==> flow/design.v <==
module Mux2to1 #(
    parameter DATA_WIDTH = 32   
)(
    input [DATA_WIDTH-1:0] in0,   
    input [DATA_WIDTH-1:0] in1,   
    input sel,                    
    output reg [DATA_WIDTH-1:0] out  
);
    always @(*) begin
        out = (sel == 1'b0) ? in0 : in1;
    end
endmodule
module Adder (
    input  [31:0]  a,
    input  [31:0]  b, 
    output [31:0] out
);
	reg [31:0] result;
	always@(*) begin
		result = a + b;     
	end
	assign out = result;
endmodule
module pc_incrementer (
    input [31:0] pc_in,
    output [31:0] pc_out
);
    assign pc_out = pc_in + 32'd1;  
endmodule
module branch_mux (
    input branch_taken,           
    input [31:0] branch_address,  
    input [31:0] next_pc,         
    output reg [31:0] pc_out      
);
    always @(*) begin
        if (branch_taken) begin
            pc_out = branch_address;  
        end else begin
            pc_out = next_pc;         
        end
    end
endmodule
module program_counter (
    input clk,                 
    input reset,               
    input freeze,              
    input [31:0] next_address,  
    output reg [31:0] pc        
);
    always @(posedge clk or posedge reset) begin
        if (reset) begin
            pc <= 32'b0;  
        end else if (!freeze) begin
            pc <= next_address;  
        end
    end
endmodule
module IF_Stage (
    input clk,                      
    input rst,                      
    input freeze,                   
    input Branch_taken,             
    input [31:0] BranchAddr,        
    input [31:0] imem_data,         
    output [31:0] PC,               
    output [31:0] Instruction       
);
    wire [31:0] next_address;        
    wire [31:0] selected_address;    
    program_counter pc_module (
        .clk(clk),
        .reset(rst),
        .freeze(freeze & ~Branch_taken),  
        .next_address(selected_address),  
        .pc(PC)
    );
    pc_incrementer pc_inc (
        .pc_in(PC),
        .pc_out(next_address)
    );
    branch_mux branch_selector (
        .branch_taken(Branch_taken),
        .branch_address(BranchAddr),
        .next_pc(next_address),
        .pc_out(selected_address)
    );
    assign Instruction = imem_data;
endmodule
module IF_Stage_Reg (
    input clk,                      
    input rst,                      
    input freeze,                   
    input flush,                    
    input [31:0] PC_in,             
    input [31:0] Instruction_in,    
    output reg [31:0] PC,           
    output reg [31:0] Instruction   
);
    always @(posedge clk or posedge rst) begin
        if (rst) begin
            PC <= 32'b0;
            Instruction <= 32'b0;
        end else if (flush) begin
            PC <= 32'b0;
            Instruction <= 32'b0;
        end else if (!freeze) begin
            PC <= PC_in;
            Instruction <= Instruction_in;
        end
    end
endmodule
module ConditionCheck(
    input [3:0] condition,
    input [3:0] status,
    output reg result
);
    wire n, z, c, v;
    assign {z, c, n, v} = status;
always @(condition, n, z, c, v) begin
        result = 1'b0;
        case (condition)
            4'b0000: result = z;              
            4'b0001: result = ~z;             
            4'b0010: result = c;              
            4'b0011: result = ~c;             
            4'b0100: result = n;              
            4'b0101: result = ~n;             
            4'b0110: result = v;              
            4'b0111: result = ~v;             
            4'b1000: result = c & ~z;         
            4'b1001: result = ~c | z;         
            4'b1010: result = (n == v);       
            4'b1011: result = (n != v);       
            4'b1100: result = ~z & (n == v);  
            4'b1101: result = z & (n != v);   
            4'b1110: result = 1'b1;           
            default: result = 1'b0;
        endcase
    end
endmodule
module ControlUnit(
    input [1:0] mode,
    input [3:0] opcode,
    input sIn,
    output reg [3:0] aluCmd,
    output reg memRead, memWrite,
    output reg wbEn, branch, sOut
);
    always @(mode, opcode, sIn) begin
        aluCmd = 4'd0;
        {memRead, memWrite} = 2'd0;
        {wbEn, branch, sOut} = 3'd0;
        case (opcode)
            4'b1101: aluCmd = 4'b0001;  
            4'b1111: aluCmd = 4'b1001;  
            4'b0100: aluCmd = 4'b0010;  
            4'b0101: aluCmd = 4'b0011;  
            4'b0010: aluCmd = 4'b0100;  
            4'b0110: aluCmd = 4'b0101;  
            4'b0000: aluCmd = 4'b0110;  
            4'b1100: aluCmd = 4'b0111;  
            4'b0001: aluCmd = 4'b1000;  
            4'b1010: aluCmd = 4'b0100;  
            4'b1000: aluCmd = 4'b0110;  
            default: aluCmd = 4'b0001;
        endcase
        case (mode)
            2'b00: begin
                sOut = sIn;
                wbEn = (opcode == 4'b1010 || opcode == 4'b1000) ? 1'b0 : 1'b1;
            end
            2'b01: begin
                wbEn = sIn;
                memRead = sIn;
                memWrite = ~sIn;
            end
            2'b10: branch = 1'b1;
            default:;
        endcase
    end
endmodule
module RegisterFile (
    input clk, rst,
    input [3:0] src1, src2, Dest_wb,
    input [31:0] Result_WB,
    input writeBackEn,
    output [31:0] Val_Rn,Val_Rm 
);
    reg [31:0] register_array [15:0];
    assign Val_Rn = register_array[src1];
    assign Val_Rm = register_array[src2];
    integer i;
    always @(negedge clk) begin
        if (rst) begin
            for (i = 0; i < 16; i = i + 1) begin
                register_array[i] <= 32'b0;
            end
        end else if (writeBackEn) begin
            register_array[Dest_wb] <= Result_WB;
        end
    end
endmodule
module ID_Stage (
    input clk,                
    input rst,                
    input [31:0] Instruction,  
    input [31:0] Result_WB,    
    input writeBackEn,         
    input [3:0] Dest_wb,       
    input hazard,              
    input [3:0] SR,            
    output WB_EN,              
    output MEM_R_EN,           
    output MEM_W_EN,           
    output [3:0] EXE_CMD,      
    output [31:0] Val_Rn,      
    output [31:0] Val_Rm,      
    output imm,                
    output [11:0] Shift_operand,  
    output signed [23:0] Signed_imm_24,  
    output [3:0] Dest,         
    output [3:0] src1,         
    output [3:0] src2,         
    output B,
    output S,
    output Two_src             
);
    wire [3:0] cond_code;           
    wire [1:0] mode;                
    wire [3:0] opcode;              
    wire cond_result;               
    wire ctrl_wbEn, ctrl_memRead, ctrl_memWrite, ctrl_branch, ctrl_s;
    wire [3:0] reg_src2;            
    wire [3:0] ctrl_aluCmd;         
    wire cond_final;                
    assign cond_code = Instruction[31:28];
    assign mode = Instruction[27:26];
    assign opcode = Instruction[24:21];
    assign imm = Instruction[25];
    assign Shift_operand = Instruction[11:0];
    assign Signed_imm_24 = Instruction[23:0];
    assign Dest = Instruction[15:12];
    assign src1 = Instruction[19:16];
    assign Two_src = ~imm | ctrl_memWrite;
    ConditionCheck condition_check(
        .condition(cond_code),
        .status(SR),
        .result(cond_result)
    );
    ControlUnit control_unit(
        .mode(mode),
        .opcode(opcode),
        .sIn(Instruction[20]),
        .aluCmd(ctrl_aluCmd),
        .memRead(ctrl_memRead),
        .memWrite(ctrl_memWrite),
        .wbEn(ctrl_wbEn),
        .branch(ctrl_branch),
        .sOut(ctrl_s)
    );
    RegisterFile rf(
        .clk(clk),
        .rst(rst),
        .src1(Instruction[19:16]),
        .src2(reg_src2),
        .Dest_wb(Dest_wb),
        .Result_WB(Result_WB),
        .writeBackEn(writeBackEn),
        .Val_Rn(Val_Rn),
        .Val_Rm(Val_Rm)
    );
    Mux2to1 #(.DATA_WIDTH(4)) mux_regSrc2(
        .in0(Instruction[3:0]),
        .in1(Instruction[15:12]),
        .sel(ctrl_memWrite),
        .out(reg_src2)
    );
    assign cond_final = ~cond_result | hazard;
    assign src2 = reg_src2;
    Mux2to1 #(.DATA_WIDTH(9)) mux_ctrlSignals(
        .in0({ctrl_aluCmd, ctrl_memRead, ctrl_memWrite, ctrl_wbEn, ctrl_branch, ctrl_s}),
        .in1(9'd0),
        .sel(cond_final),
        .out({EXE_CMD, MEM_R_EN, MEM_W_EN, WB_EN, B, S})
    );
endmodule
module ID_Stage_Reg (
    input clk,                
    input rst,                
    input flush,              
    input WB_EN_IN,           
    input MEM_R_EN_IN,        
    input MEM_W_EN_IN,        
    input B_in,               
    input S_in,               
    input [3:0] EXE_CMD_IN,   
    input [31:0] PC_IN,       
    input [31:0] Val_Rn_IN,   
    input [31:0] Val_Rm_IN,   
    input imm_IN,             
    input signed [11:0] Shift_operand_IN,  
    input [23:0] Signed_imm_24_IN,         
    input [3:0] Dest_IN,      
    input [3:0] SR_in,
    output reg WB_EN,         
    output reg MEM_R_EN,      
    output reg MEM_W_EN,      
    output reg [3:0] EXE_CMD,  
    output reg [31:0] PC,     
    output reg [31:0] Val_Rn,  
    output reg [31:0] Val_Rm,  
    output reg imm,           
    output reg [11:0] Shift_operand,  
    output reg [23:0] Signed_imm_24,  
    output reg [3:0] Dest,     
    output reg B_out,
    output reg S_out,
    output reg [3:0] SR_out
);
    always @(posedge clk or posedge rst) begin
        if (rst) begin
            WB_EN <= 1'b0;
            MEM_R_EN <= 1'b0;
            MEM_W_EN <= 1'b0;
            B_out <= 1'b0;
            S_out <= 1'b0;
            EXE_CMD <= 4'b0;
            PC <= 32'b0;
            Val_Rn <= 32'b0;
            Val_Rm <= 32'b0;
            imm <= 1'b0;
            Shift_operand <= 12'b0;
            Signed_imm_24 <= 24'b0;
            Dest <= 4'b0;
            SR_out <= 4'b0;
        end else if (flush) begin
            WB_EN <= 1'b0;
            MEM_R_EN <= 1'b0;
            MEM_W_EN <= 1'b0;
            B_out <= 1'b0;
            S_out <= 1'b0;
            EXE_CMD <= 4'b0;
            PC <= 32'b0;
            Val_Rn <= 32'b0;
            Val_Rm <= 32'b0;
            imm <= 1'b0;
            Shift_operand <= 12'b0;
            Signed_imm_24 <= 24'b0;
            Dest <= 4'b0;
            SR_out <= 4'b0;
        end else begin
            WB_EN <= WB_EN_IN;
            MEM_R_EN <= MEM_R_EN_IN;
            MEM_W_EN <= MEM_W_EN_IN;
            B_out <= B_in;
            S_out <= S_in;
            EXE_CMD <= EXE_CMD_IN;
            PC <= PC_IN;
            Val_Rn <= Val_Rn_IN;
            Val_Rm <= Val_Rm_IN;
            imm <= imm_IN;
            Shift_operand <= Shift_operand_IN;
            Signed_imm_24 <= Signed_imm_24_IN;
            Dest <= Dest_IN;
            SR_out <= SR_in;
        end
    end
endmodule
module Val2_Generator
(
    input       [11:0]    shifter_operand,
    input                           imm, is_for_memory,
    input   [31:0]       val_Rm,
    output reg [31:0]   val2_out
);
    reg [31:0]  _32bit_immd_temp;
    always @(*) begin
        _32bit_immd_temp = {24'b0, shifter_operand[7:0]};
        if(is_for_memory == 1'b1)
            val2_out = {20'b0, shifter_operand};
        else if(imm == 1'b1) begin
            val2_out = (_32bit_immd_temp >> {shifter_operand[11:8], 1'b0}) |
                       (_32bit_immd_temp << (6'd32 - {shifter_operand[11:8], 1'b0}));
        end
        else begin
            case (shifter_operand[6:5])
                00: begin
                    val2_out = val_Rm << shifter_operand[11:7];
                end
                01: begin
                    val2_out = val_Rm >> shifter_operand[11:7];
                end
                10: begin
                    val2_out = val_Rm >>> shifter_operand[11:7];
                end
                11: begin
                    val2_out = (val_Rm >> shifter_operand[11:7]) |
                               (val_Rm << (6'd32 - shifter_operand[11:7]));
                end
                default:begin
                    val2_out = val_Rm << shifter_operand[11:7];
                end
            endcase
        end
    end
endmodule
module ALU
(
    input       [31:0]   val1, val2,
    input                           carry,
    input       [3:0]               EX_command,
    output  [31:0]   res,
    output  [3:0]               SR
);
    reg V1, C1;
    wire N1, Z1;
    reg [32:0] temp_res;
    assign res = temp_res[31:0];
    assign SR = {Z1, C1, N1, V1};
    assign N1 = res[31];
    assign Z1 = |res ? 0:1;
    always @(*) begin
        V1 = 1'b0;
        C1 = 1'b0;
        case (EX_command)
            4'b0001: begin
                temp_res = val2;
            end
            4'b1001: begin
                temp_res = ~val2;
            end
            4'b0010: begin
                temp_res = val1 + val2;
                C1 = temp_res[32];
                V1 = (val1[31] ~^ val2[31]) & (temp_res[31] ^ val1[31]);
            end
            4'b0011: begin
                temp_res = val1 + val2 + carry;
                C1 = temp_res[32];
                V1 = (val1[31] ~^ val2[31]) & (temp_res[31] ^ val1[31]);
            end
            4'b0100: begin
                temp_res = {val1[31], val1} - {val2[31], val2};
                C1 = temp_res[32];
                V1 = (val1[31] ^ val2[31]) & (temp_res[31] ^ val1[31]);
            end
            4'b0101: begin
                temp_res = val1 - val2 - {31'b0,~carry}; 
                C1 = temp_res[32];
                V1 = (val1[31] ^ val2[31]) & (temp_res[31] ^ val1[31]);
            end
            4'b0110: begin
                temp_res = val1 & val2;
            end
            4'b0111: begin
                temp_res = val1 | val2;
            end
            4'b1000: begin
                temp_res = val1 ^ val2;
            end
            4'b1100: begin
                temp_res = {val1[31], val1} - {val2[31], val2};
                C1 = temp_res[32];
                V1 = (val1[31] ^ val2[31]) & (temp_res[31] ^ val1[31]);
            end
            4'b1110: begin
                temp_res = val1 & val2;
            end
            4'b1010: begin
                temp_res = val1 + val2;
            end
            4'b1010: begin
                temp_res = val1 - val2;
            end
            default:
                temp_res = 32'b0;
        endcase
    end
endmodule
module EXE_Stage
(
  input                    clk,
  input                    rst,
  input  [31:0] pc_in,
  input  [23:0] signed_immediate,
  input  [3:0] EX_command,
  input  [3:0] SR_in,
  input  [11:0] shifter_operand,
  input  [3:0] dst_in,
  input  mem_read_in, mem_write_in, imm, WB_en_in, B_in,
  input  [31:0] val_Rn_in, val_Rm_in,
  output [3:0] dst_out,
  output [3:0] SR_out,
  output [31:0] ALU_res,
  output [31:0] val_Rm_out,
  output [31:0] branch_address,
  output mem_read_out, mem_write_out, WB_en_out, B_out,
  output [31:0] pc 
);
  wire [31:0] val2;
  wire is_for_memory;
  Adder Adder_Inst(
    .a(pc_in + 1'b1),
    .b({{(8){signed_immediate[23]}}, signed_immediate}),
    .out(branch_address)
  );
  wire [31:0] alu_src1;
  wire [31:0] alu_src2;
  Val2_Generator Val2_Generator_Inst(
    .val_Rm(val_Rm_in),
    .shifter_operand(shifter_operand),
    .imm(imm),
    .is_for_memory(is_for_memory),
    .val2_out(val2)
	);
  ALU ALU_Inst(
    .val1(val_Rn_in),
    .val2(val2),
    .EX_command(EX_command),
    .carry(SR_in[2]),
    .res(ALU_res),
    .SR(SR_out)
  );
  assign is_for_memory = mem_read_in | mem_write_in;
  assign pc = pc_in;
  assign dst_out = dst_in;
	assign mem_read_out = mem_read_in;
	assign mem_write_out = mem_write_in;
  assign WB_en_out = WB_en_in;
  assign B_out = B_in;
  assign val_Rm_out = val_Rm_in;
endmodule
module EXE_Stage_Reg
(
  input                    clk,
  input                    rst,
  input  [31:0] pc_in,
  input  [3:0] dst_in,
  input  mem_read_in, mem_write_in, WB_en_in,
  input  [31:0] val_Rm_in,
  input [31:0] ALU_res_in,
  output reg [3:0] dst_out,
  output reg [31:0] ALU_res_out,
  output reg [31:0] val_Rm_out,
  output reg mem_read_out, mem_write_out, WB_en_out,
  output reg [31:0] pc 
);
always @(posedge clk, posedge rst) begin
    if(rst) begin
      pc <= 0;
      dst_out <=  0;
      ALU_res_out <= 0;
      val_Rm_out <= 0;
      mem_read_out <= 0;
      mem_write_out <= 0;
      WB_en_out <= 0;
    end
    else begin
      pc <= pc_in;
      dst_out <= dst_in;
      ALU_res_out <= ALU_res_in;
      val_Rm_out <= val_Rm_in;
      mem_read_out <= mem_read_in;
      mem_write_out <= mem_write_in;
      WB_en_out <= WB_en_in;
    end
end
endmodule
module MEM_Reg
(
    input                       clk,
    input                       rst,
    input [3:0] dst,
    input [31:0] ALU_res,
    input [31:0] mem,
    input mem_read, WB_en,
    output reg [3:0] dst_out,
    output reg [31:0] ALU_res_out,
    output reg [31:0] mem_out,
    output reg mem_read_out, WB_en_out
);
always @(posedge clk, posedge rst) begin
    if(rst) begin
        dst_out <= 0;
        ALU_res_out <= 0;
        mem_out <= 0;
        mem_read_out <= 0;
        WB_en_out <= 0;
    end
    else begin
        dst_out <= dst;
        ALU_res_out <= ALU_res;
        mem_out <= mem;
        mem_read_out <= mem_read;
        WB_en_out <= WB_en;
    end
end
endmodule
module WB_Stage
(
    input                    clk,
    input                    rst,
    input [3:0] dst,
    input [31:0] ALU_res,
    input [31:0] mem,
    input mem_read, WB_en,
    output [3:0] WB_Dest,
    output WB_en_out,
    output [31:0] WB_Value
);
assign WB_Dest = dst;
assign WB_en_out = WB_en;
Mux2to1 #(.DATA_WIDTH(32)) MUX_2_to_1_Reg_File (
		.in0(ALU_res), .in1(mem),
		.sel(mem_read),
		.out(WB_Value)
	);
endmodule
module Status_Reg
(
    input            clk,
    input            rst,
    input            load,
    input      [3:0] status_in,
    output reg [3:0] status
);
    always @(negedge clk or posedge rst) begin
  if(rst) begin
    status <= 0;
  end  
  else if(load) begin
    status <= status_in;
  end
  else begin
    status <= status;
  end    
 end
endmodule
module HazardUnit(
    input [3:0] rn, rdm,
    input twoSrc,
    input [3:0] destEx, destMem,
    input wbEnEx, wbEnMem,  
    output reg hazard
);
   always @(*) begin
        hazard = 1'b0;
        if (wbEnEx) begin
            if ((rn == destEx) || (twoSrc && (rdm == destEx))) begin
                hazard = 1'b1;
            end
        end
        if (wbEnMem) begin
            if ((rn == destMem) || (twoSrc && (rdm == destMem))) begin
                hazard = 1'b1;
            end
        end
    end
endmodule
module arm_core (
    input         clk,
    input         rst,
    output [7:0]  imem_addr,
    input  [31:0] imem_data,
    output [5:0]  dmem_addr,
    output [31:0] dmem_wdata,
    output        dmem_we,
    input  [31:0] dmem_rdata,
    output        wb_en,
    output [3:0]  wb_dest,
    output [31:0] wb_value
);
  wire [31:0] IF_stage_pc_out;
  wire [31:0] IF_stage_instruction_out;
  wire [31:0] branch_address;
  wire EXE_stage_B_out;
  wire hazard_detected;
  IF_Stage IF_Stage_Inst (
    .clk(clk),
    .rst(rst),
    .freeze(hazard_detected),
    .Branch_taken(EXE_stage_B_out),
    .BranchAddr(branch_address),
    .imem_data(imem_data),
    .PC(IF_stage_pc_out),
    .Instruction(IF_stage_instruction_out)
  );
  assign imem_addr = IF_stage_pc_out[7:0];
  wire [31:0] IF_reg_pc_out;
  wire [31:0] IF_reg_instruction_out;
  IF_Stage_Reg IF_Reg_Inst (
    .clk(clk),
    .rst(rst),
    .freeze(hazard_detected),
    .flush(EXE_stage_B_out),
    .PC_in(IF_stage_pc_out),
    .Instruction_in(IF_stage_instruction_out),
    .PC(IF_reg_pc_out),
    .Instruction(IF_reg_instruction_out)
  );
  wire [3:0]  ID_stage_reg_file_dst;
  wire [3:0]  ID_stage_reg_file_src1, ID_stage_reg_file_src2;
  wire [31:0] ID_stage_val_Rn, ID_stage_val_Rm;
  wire [23:0] ID_stage_signed_immediate;
  wire [11:0] ID_stage_shifter_operand;
  wire [3:0]  ID_stage_EX_command_out;
  wire [3:0]  status;
  wire ID_stage_mem_read_out, ID_stage_mem_write_out, ID_stage_WB_en_out,
       ID_stage_Imm_out, ID_stage_B_out, ID_stage_SR_update_out;
  wire [3:0]  WB_Stage_dst_out;
  wire [31:0] WB_Value;
  wire WB_Stage_WB_en_out;
  wire has_src1;
  ID_Stage ID_Stage_Inst (
    .clk(clk),
    .rst(rst),
    .hazard(hazard_detected),
    .Instruction(IF_reg_instruction_out),
    .Dest_wb(WB_Stage_dst_out),
    .Result_WB(WB_Value),
    .writeBackEn(WB_Stage_WB_en_out),
    .SR(status),
    .Dest(ID_stage_reg_file_dst),
    .Val_Rn(ID_stage_val_Rn), .Val_Rm(ID_stage_val_Rm),
    .Signed_imm_24(ID_stage_signed_immediate),
    .Shift_operand(ID_stage_shifter_operand),
    .EXE_CMD(ID_stage_EX_command_out),
    .MEM_R_EN(ID_stage_mem_read_out), .MEM_W_EN(ID_stage_mem_write_out),
    .WB_EN(ID_stage_WB_en_out),
    .imm(ID_stage_Imm_out),
    .B(ID_stage_B_out),
    .S(ID_stage_SR_update_out),
    .Two_src(has_src1),
    .src1(ID_stage_reg_file_src1),
    .src2(ID_stage_reg_file_src2)
  );
  wire [31:0] ID_reg_pc_out;
  wire [3:0]  ID_reg_reg_file_dst_out;
  wire [31:0] ID_reg_val_Rn_out, ID_reg_val_Rm_out;
  wire [23:0] ID_reg_signed_immediate_out;
  wire [11:0] ID_reg_shifter_operand_out;
  wire [3:0]  ID_reg_SR_out, ID_reg_EX_command_out;
  wire ID_reg_mem_read_out, ID_reg_mem_write_out, ID_reg_WB_en_out,
       ID_reg_Imm_out, ID_reg_B_out, ID_reg_SR_update_out;
  ID_Stage_Reg ID_Reg_Inst (
    .clk(clk),
    .rst(rst),
    .flush(EXE_stage_B_out),
    .PC_IN(IF_reg_pc_out),
    .Dest_IN(ID_stage_reg_file_dst),
    .Val_Rn_IN(ID_stage_val_Rn), .Val_Rm_IN(ID_stage_val_Rm),
    .Signed_imm_24_IN(ID_stage_signed_immediate),
    .Shift_operand_IN(ID_stage_shifter_operand),
    .EXE_CMD_IN(ID_stage_EX_command_out),
    .MEM_R_EN_IN(ID_stage_mem_read_out), .MEM_W_EN_IN(ID_stage_mem_write_out),
    .WB_EN_IN(ID_stage_WB_en_out),
    .imm_IN(ID_stage_Imm_out),
    .B_in(ID_stage_B_out),
    .S_in(ID_stage_SR_update_out),
    .PC(ID_reg_pc_out),
    .Dest(ID_reg_reg_file_dst_out),
    .Val_Rn(ID_reg_val_Rn_out), .Val_Rm(ID_reg_val_Rm_out),
    .Signed_imm_24(ID_reg_signed_immediate_out),
    .Shift_operand(ID_reg_shifter_operand_out),
    .EXE_CMD(ID_reg_EX_command_out),
    .MEM_R_EN(ID_reg_mem_read_out), .MEM_W_EN(ID_reg_mem_write_out),
    .WB_EN(ID_reg_WB_en_out),
    .imm(ID_reg_Imm_out),
    .B_out(ID_reg_B_out),
    .S_out(ID_reg_SR_update_out),
    .SR_in(status),
    .SR_out(ID_reg_SR_out)
  );
  wire [31:0] EXE_stage_pc_out;
  wire [3:0]  EXE_stage_reg_file_dst_out;
  wire [31:0] EXE_stage_val_Rm_out;
  wire [3:0]  EXE_stage_SR_out;
  wire [31:0] ALU_res;
  wire EXE_stage_mem_read_out, EXE_stage_mem_write_out, EXE_stage_WB_en_out;
  EXE_Stage EXE_Stage_Inst (
    .clk(clk),
    .rst(rst),
    .pc_in(ID_reg_pc_out),
    .signed_immediate(ID_reg_signed_immediate_out),
    .EX_command(ID_reg_EX_command_out),
    .SR_in(ID_reg_SR_out),
    .shifter_operand(ID_reg_shifter_operand_out),
    .dst_in(ID_reg_reg_file_dst_out),
    .mem_read_in(ID_reg_mem_read_out), .mem_write_in(ID_reg_mem_write_out),
    .imm(ID_reg_Imm_out),
    .WB_en_in(ID_reg_WB_en_out),
    .B_in(ID_reg_B_out),
    .val_Rn_in(ID_reg_val_Rn_out), .val_Rm_in(ID_reg_val_Rm_out),
    .dst_out(EXE_stage_reg_file_dst_out),
    .SR_out(EXE_stage_SR_out),
    .ALU_res(ALU_res),
    .val_Rm_out(EXE_stage_val_Rm_out),
    .branch_address(branch_address),
    .mem_read_out(EXE_stage_mem_read_out), .mem_write_out(EXE_stage_mem_write_out),
    .WB_en_out(EXE_stage_WB_en_out),
    .B_out(EXE_stage_B_out),
    .pc(EXE_stage_pc_out)
  );
  wire [31:0] EXE_reg_pc_out;
  wire [3:0]  EXE_reg_dst_out;
  wire [31:0] EXE_reg_ALU_res_out;
  wire [31:0] EXE_reg_val_Rm_out;
  wire EXE_reg_mem_read_out, EXE_reg_mem_write_out, EXE_reg_WB_en_out;
  EXE_Stage_Reg EXE_Reg_Inst (
    .clk(clk),
    .rst(rst),
    .pc_in(EXE_stage_pc_out),
    .dst_in(EXE_stage_reg_file_dst_out),
    .mem_read_in(EXE_stage_mem_read_out), .mem_write_in(EXE_stage_mem_write_out),
    .WB_en_in(EXE_stage_WB_en_out),
    .val_Rm_in(EXE_stage_val_Rm_out),
    .ALU_res_in(ALU_res),
    .dst_out(EXE_reg_dst_out),
    .ALU_res_out(EXE_reg_ALU_res_out),
    .val_Rm_out(EXE_reg_val_Rm_out),
    .mem_read_out(EXE_reg_mem_read_out), .mem_write_out(EXE_reg_mem_write_out),
    .WB_en_out(EXE_reg_WB_en_out),
    .pc(EXE_reg_pc_out)
  );
  wire [31:0] Mem_Stage_mem_out;
  assign dmem_addr  = EXE_reg_ALU_res_out[7:2];
  assign dmem_wdata = EXE_reg_val_Rm_out;
  assign dmem_we    = EXE_reg_mem_write_out;
  assign Mem_Stage_mem_out = EXE_reg_mem_read_out ? dmem_rdata : 32'b0;
  wire [3:0]  Mem_Reg_dst_out;
  wire [31:0] Mem_Reg_ALU_res_out;
  wire [31:0] Mem_Reg_mem_out;
  wire Mem_Reg_read_out, Mem_Reg_WB_en_out;
  MEM_Reg Mem_Reg_Inst (
    .clk(clk),
    .rst(rst),
    .dst(EXE_reg_dst_out),
    .ALU_res(EXE_reg_ALU_res_out),
    .mem(Mem_Stage_mem_out),
    .mem_read(EXE_reg_mem_read_out),
    .WB_en(EXE_reg_WB_en_out),
    .dst_out(Mem_Reg_dst_out),
    .ALU_res_out(Mem_Reg_ALU_res_out),
    .mem_out(Mem_Reg_mem_out),
    .mem_read_out(Mem_Reg_read_out),
    .WB_en_out(Mem_Reg_WB_en_out)
  );
  WB_Stage WB_Stage_Inst (
    .clk(clk),
    .rst(rst),
    .dst(Mem_Reg_dst_out),
    .ALU_res(Mem_Reg_ALU_res_out),
    .mem(Mem_Reg_mem_out),
    .mem_read(Mem_Reg_read_out),
    .WB_en(Mem_Reg_WB_en_out),
    .WB_Dest(WB_Stage_dst_out),
    .WB_en_out(WB_Stage_WB_en_out),
    .WB_Value(WB_Value)
  );
  assign wb_en    = WB_Stage_WB_en_out;
  assign wb_dest  = WB_Stage_dst_out;
  assign wb_value = WB_Value;
  Status_Reg Status_Reg_Inst (
    .clk(clk),
    .rst(rst),
    .load(ID_reg_SR_update_out),
    .status_in(EXE_stage_SR_out),
    .status(status)
  );
  HazardUnit Hazard_Detection_Unit_Inst (
    .rn(ID_stage_reg_file_src1),
    .rdm(ID_stage_reg_file_src2),
    .destEx(ID_reg_reg_file_dst_out),
    .destMem(EXE_reg_dst_out),
    .wbEnEx(ID_reg_WB_en_out),
    .wbEnMem(EXE_reg_WB_en_out),
    .twoSrc(has_src1),
    .hazard(hazard_detected)
  );
endmodule
### Reports on arm_core

What the tools print for arm_core, step after step.
Lines are those of the file above, counted from 1.
Operators: Yosys type, input widths -> output width; for muxes data width and select width s.
Cell names lack the library's common part.
The mark n/a stands for no value.

| set-up | value |
|---|---|
| top module | arm_core |
| clock port | clk |
| standard-cell library | sky130hd |
| corner | tt_025C_1v80 |

### After elaboration

Counts by Yosys on the flattened word-level netlist (proc, flatten, opt, wreduce; memories kept). Register bits leave out memories and registers merged into their read ports (data or address). Print and check cells are left out.
Memory sizes are those after Yosys's memory passes, which may raise the word count (mostly to a power of two), join words into wider ones and drop unused or constant bits.

| word-level totals | value |
|---|---|
| flip-flop bits (word level) | 390 |
| bits in latches | 0 |
| memory bits (writable) | 512 |
| memory bits (read-only) | 64 |
| memories | 2 |
| input bits | 66 |
| output and inout bits | 84 |
| elaborated cells | 173 |

Memories:

| name | words | bits a word | RTL line | source |
|---|---|---|---|---|
| ID_Stage_Inst.rf.register_array | 16 | 32 | 190 | `reg [31:0] register_array [15:0];` |
| (name not given) | 16 | 4 | 154 | `case (opcode)` |

| cells by class | value |
|---|---|
| $add $sub $neg | 9 |
| multiply operators | 0 |
| div/mod/pow operators | 0 |
| magnitude comparators | 0 |
| equality and inequality tests | 38 |
| shift-type cells | 4 |
| muxes and demuxes | 48 |
| bitwise operators | 32 |
| reductions and logical operators | 11 |

Operator list:

| kind | count |
|---|---|
| $mux 32 | 15 |
| $pmux 32 s9 | 1 |
| $sub 32x32->33 | 2 |
| $add 32x1->32 const B | 2 |
| $or 32x32->32 | 2 |
| $eq 4x4->1 const B | 14 |
| $add 32x32->33 | 1 |
| $add 33x1->33 | 1 |
| $sub 33x1->33 | 1 |
| $add 32x32->32 | 1 |
| $and 32x32->32 | 1 |
| $xor 32x32->32 | 1 |
| $shl 32x5->32 | 1 |
| $shr 32x5->32 | 1 |
| $not 32->32 | 1 |
| $reduce_or 32->1 | 1 |
| $eq 4x3->1 const B | 8 |
| $shr 8x5->32 | 1 |
| $shl 8x6->32 | 1 |
| $mux 24 | 1 |
| $mux 4 | 5 |
| $mux 1 | 19 |
| $eq 4x2->1 const B | 4 |
| $eq 4x4->1 | 4 |
| $pmux 1 s15 | 1 |
| $mux 12 | 1 |
| $not 1->1 | 9 |
| $mux 9 | 1 |

Other operator kinds: 19; their cells: 41.

### Depth

Depth = most cells in a row (Yosys ltp): at word level without a register or memory, in the mapped netlist without a sequential cell, where the memories' decode and read muxes count.

| depth | value |
|---|---|
| word-level depth | 13 |
| ABC_AREA | 1 |
| depth in mapped cells | 42 |
| depth with buffers taken out | 40 |

### Mapped cells and area

Source: synth_stat.txt of the flow (Yosys; design flattened, memories mapped). It holds for the ABC_AREA given above (unset counts as 0); a run with the other value may have another netlist.

| synthesis totals | value |
|---|---|
| cell count | 7112 |
| synthesis area | 52715.6 sq um |
| mapped flip-flops | 804 |
| buffer cells | 444 |

Cell types:

| type | count |
|---|---|
| edfxtp_1 | 512 |
| dfrtp_1 | 288 |
| nand2_1 | 1426 |
| nor2_1 | 935 |
| nand3_1 | 692 |
| o21ai_0 | 625 |
| inv_1 | 788 |
| a21oi_1 | 525 |
| ha_1 | 163 |
| clkbuf_1 | 334 |
| o211ai_1 | 162 |
| nor3_1 | 69 |
| nand2_2 | 47 |
| nand4_1 | 45 |
| buf_2 | 48 |
| nand3_2 | 22 |
| o21ai_1 | 41 |
| nor2_4 | 17 |

Not listed: further types 45, cells in them 373.

Top module arm_core; platform sky130hd; tools Yosys and OpenROAD; 2 stored runs in no particular order. Input and output delays are each 20% of the period that was set; the output load is 0.01 pF.

## Record 1

==> flow/run.sh <==
#!/bin/bash
# the make line also repeats the synthesis and layout settings of config.mk as NAME=value (left out here)
make -C /OpenROAD-flow-scripts/flow DESIGN_CONFIG=/design/flow/config.mk WORK_HOME=/design/flow/orfs CLKGATE_MAP_FILE= finish
==> flow/config.mk <==
export PLATFORM = sky130hd
export DESIGN_NAME = arm_core
export DESIGN_NICKNAME = arm_core
export VERILOG_FILES = /design/flow/design.v
export SDC_FILE = /design/flow/constraint.sdc
export NUM_CORES = 4
export LEC_CHECK = 0
export ABC_AREA = 1
export CAP_MARGIN = 0
export CELL_PAD_IN_SITES_DETAIL_PLACEMENT = 1
export CORE_MARGIN = 2
export CORE_UTILIZATION = 40
export PLACE_DENSITY = 0.6
export SLEW_MARGIN = 20
==> flow/constraint.sdc <==
create_clock -name core_clock -period 16.0 [get_ports {clk}]
set_input_delay 3.2000 -clock core_clock [delete_from_list [all_inputs] [get_ports {clk}]]
set_output_delay 3.2000 -clock core_clock [all_outputs]
set_load 0.01 [all_outputs]

| result of record 1 | value |
|---|---|
| area of the synthesized netlist | 52715.6 sq um |
| worst setup slack after layout | 0.890 ns |
| post-route worst hold slack | 0.317 ns |
| area of the die | 134707.0 sq um |
| utilization after routing | 46.6 % |

## Record 2

==> flow/run.sh <==
#!/bin/bash
# the make line also repeats the synthesis and layout settings of config.mk as NAME=value (left out here)
make -C /OpenROAD-flow-scripts/flow DESIGN_CONFIG=/design/flow/config.mk WORK_HOME=/design/flow/orfs CLKGATE_MAP_FILE= finish
==> flow/config.mk <==
export PLATFORM = sky130hd
export DESIGN_NAME = arm_core
export DESIGN_NICKNAME = arm_core
export VERILOG_FILES = /design/flow/design.v
export SDC_FILE = /design/flow/constraint.sdc
export NUM_CORES = 4
export LEC_CHECK = 0
export ABC_AREA = 1
export CAP_MARGIN = 20
export CELL_PAD_IN_SITES_DETAIL_PLACEMENT = 1
export CELL_PAD_IN_SITES_GLOBAL_PLACEMENT = 0
export CORE_MARGIN = 5
export CORE_UTILIZATION = 40
export CTS_CLUSTER_SIZE = 93
export MAX_ROUTING_LAYER = met5
export PLACE_DENSITY_LB_ADDON = 0.28
export SETUP_SLACK_MARGIN = 1.73
export SLEW_MARGIN = 0
export TNS_END_PERCENT = 30
==> flow/constraint.sdc <==
create_clock -name core_clock -period 11.7 [get_ports {clk}]
set_input_delay 2.3400 -clock core_clock [delete_from_list [all_inputs] [get_ports {clk}]]
set_output_delay 2.3400 -clock core_clock [all_outputs]
set_load 0.01 [all_outputs]

| result of record 2 | value |
|---|---|
| worst setup slack after layout | 0.518 ns |
| area of the synthesized netlist | 52715.6 sq um |
| post-route worst hold slack | 0.338 ns |
| utilization after routing | 49.2 % |
| area of the die | 139148.0 sq um |
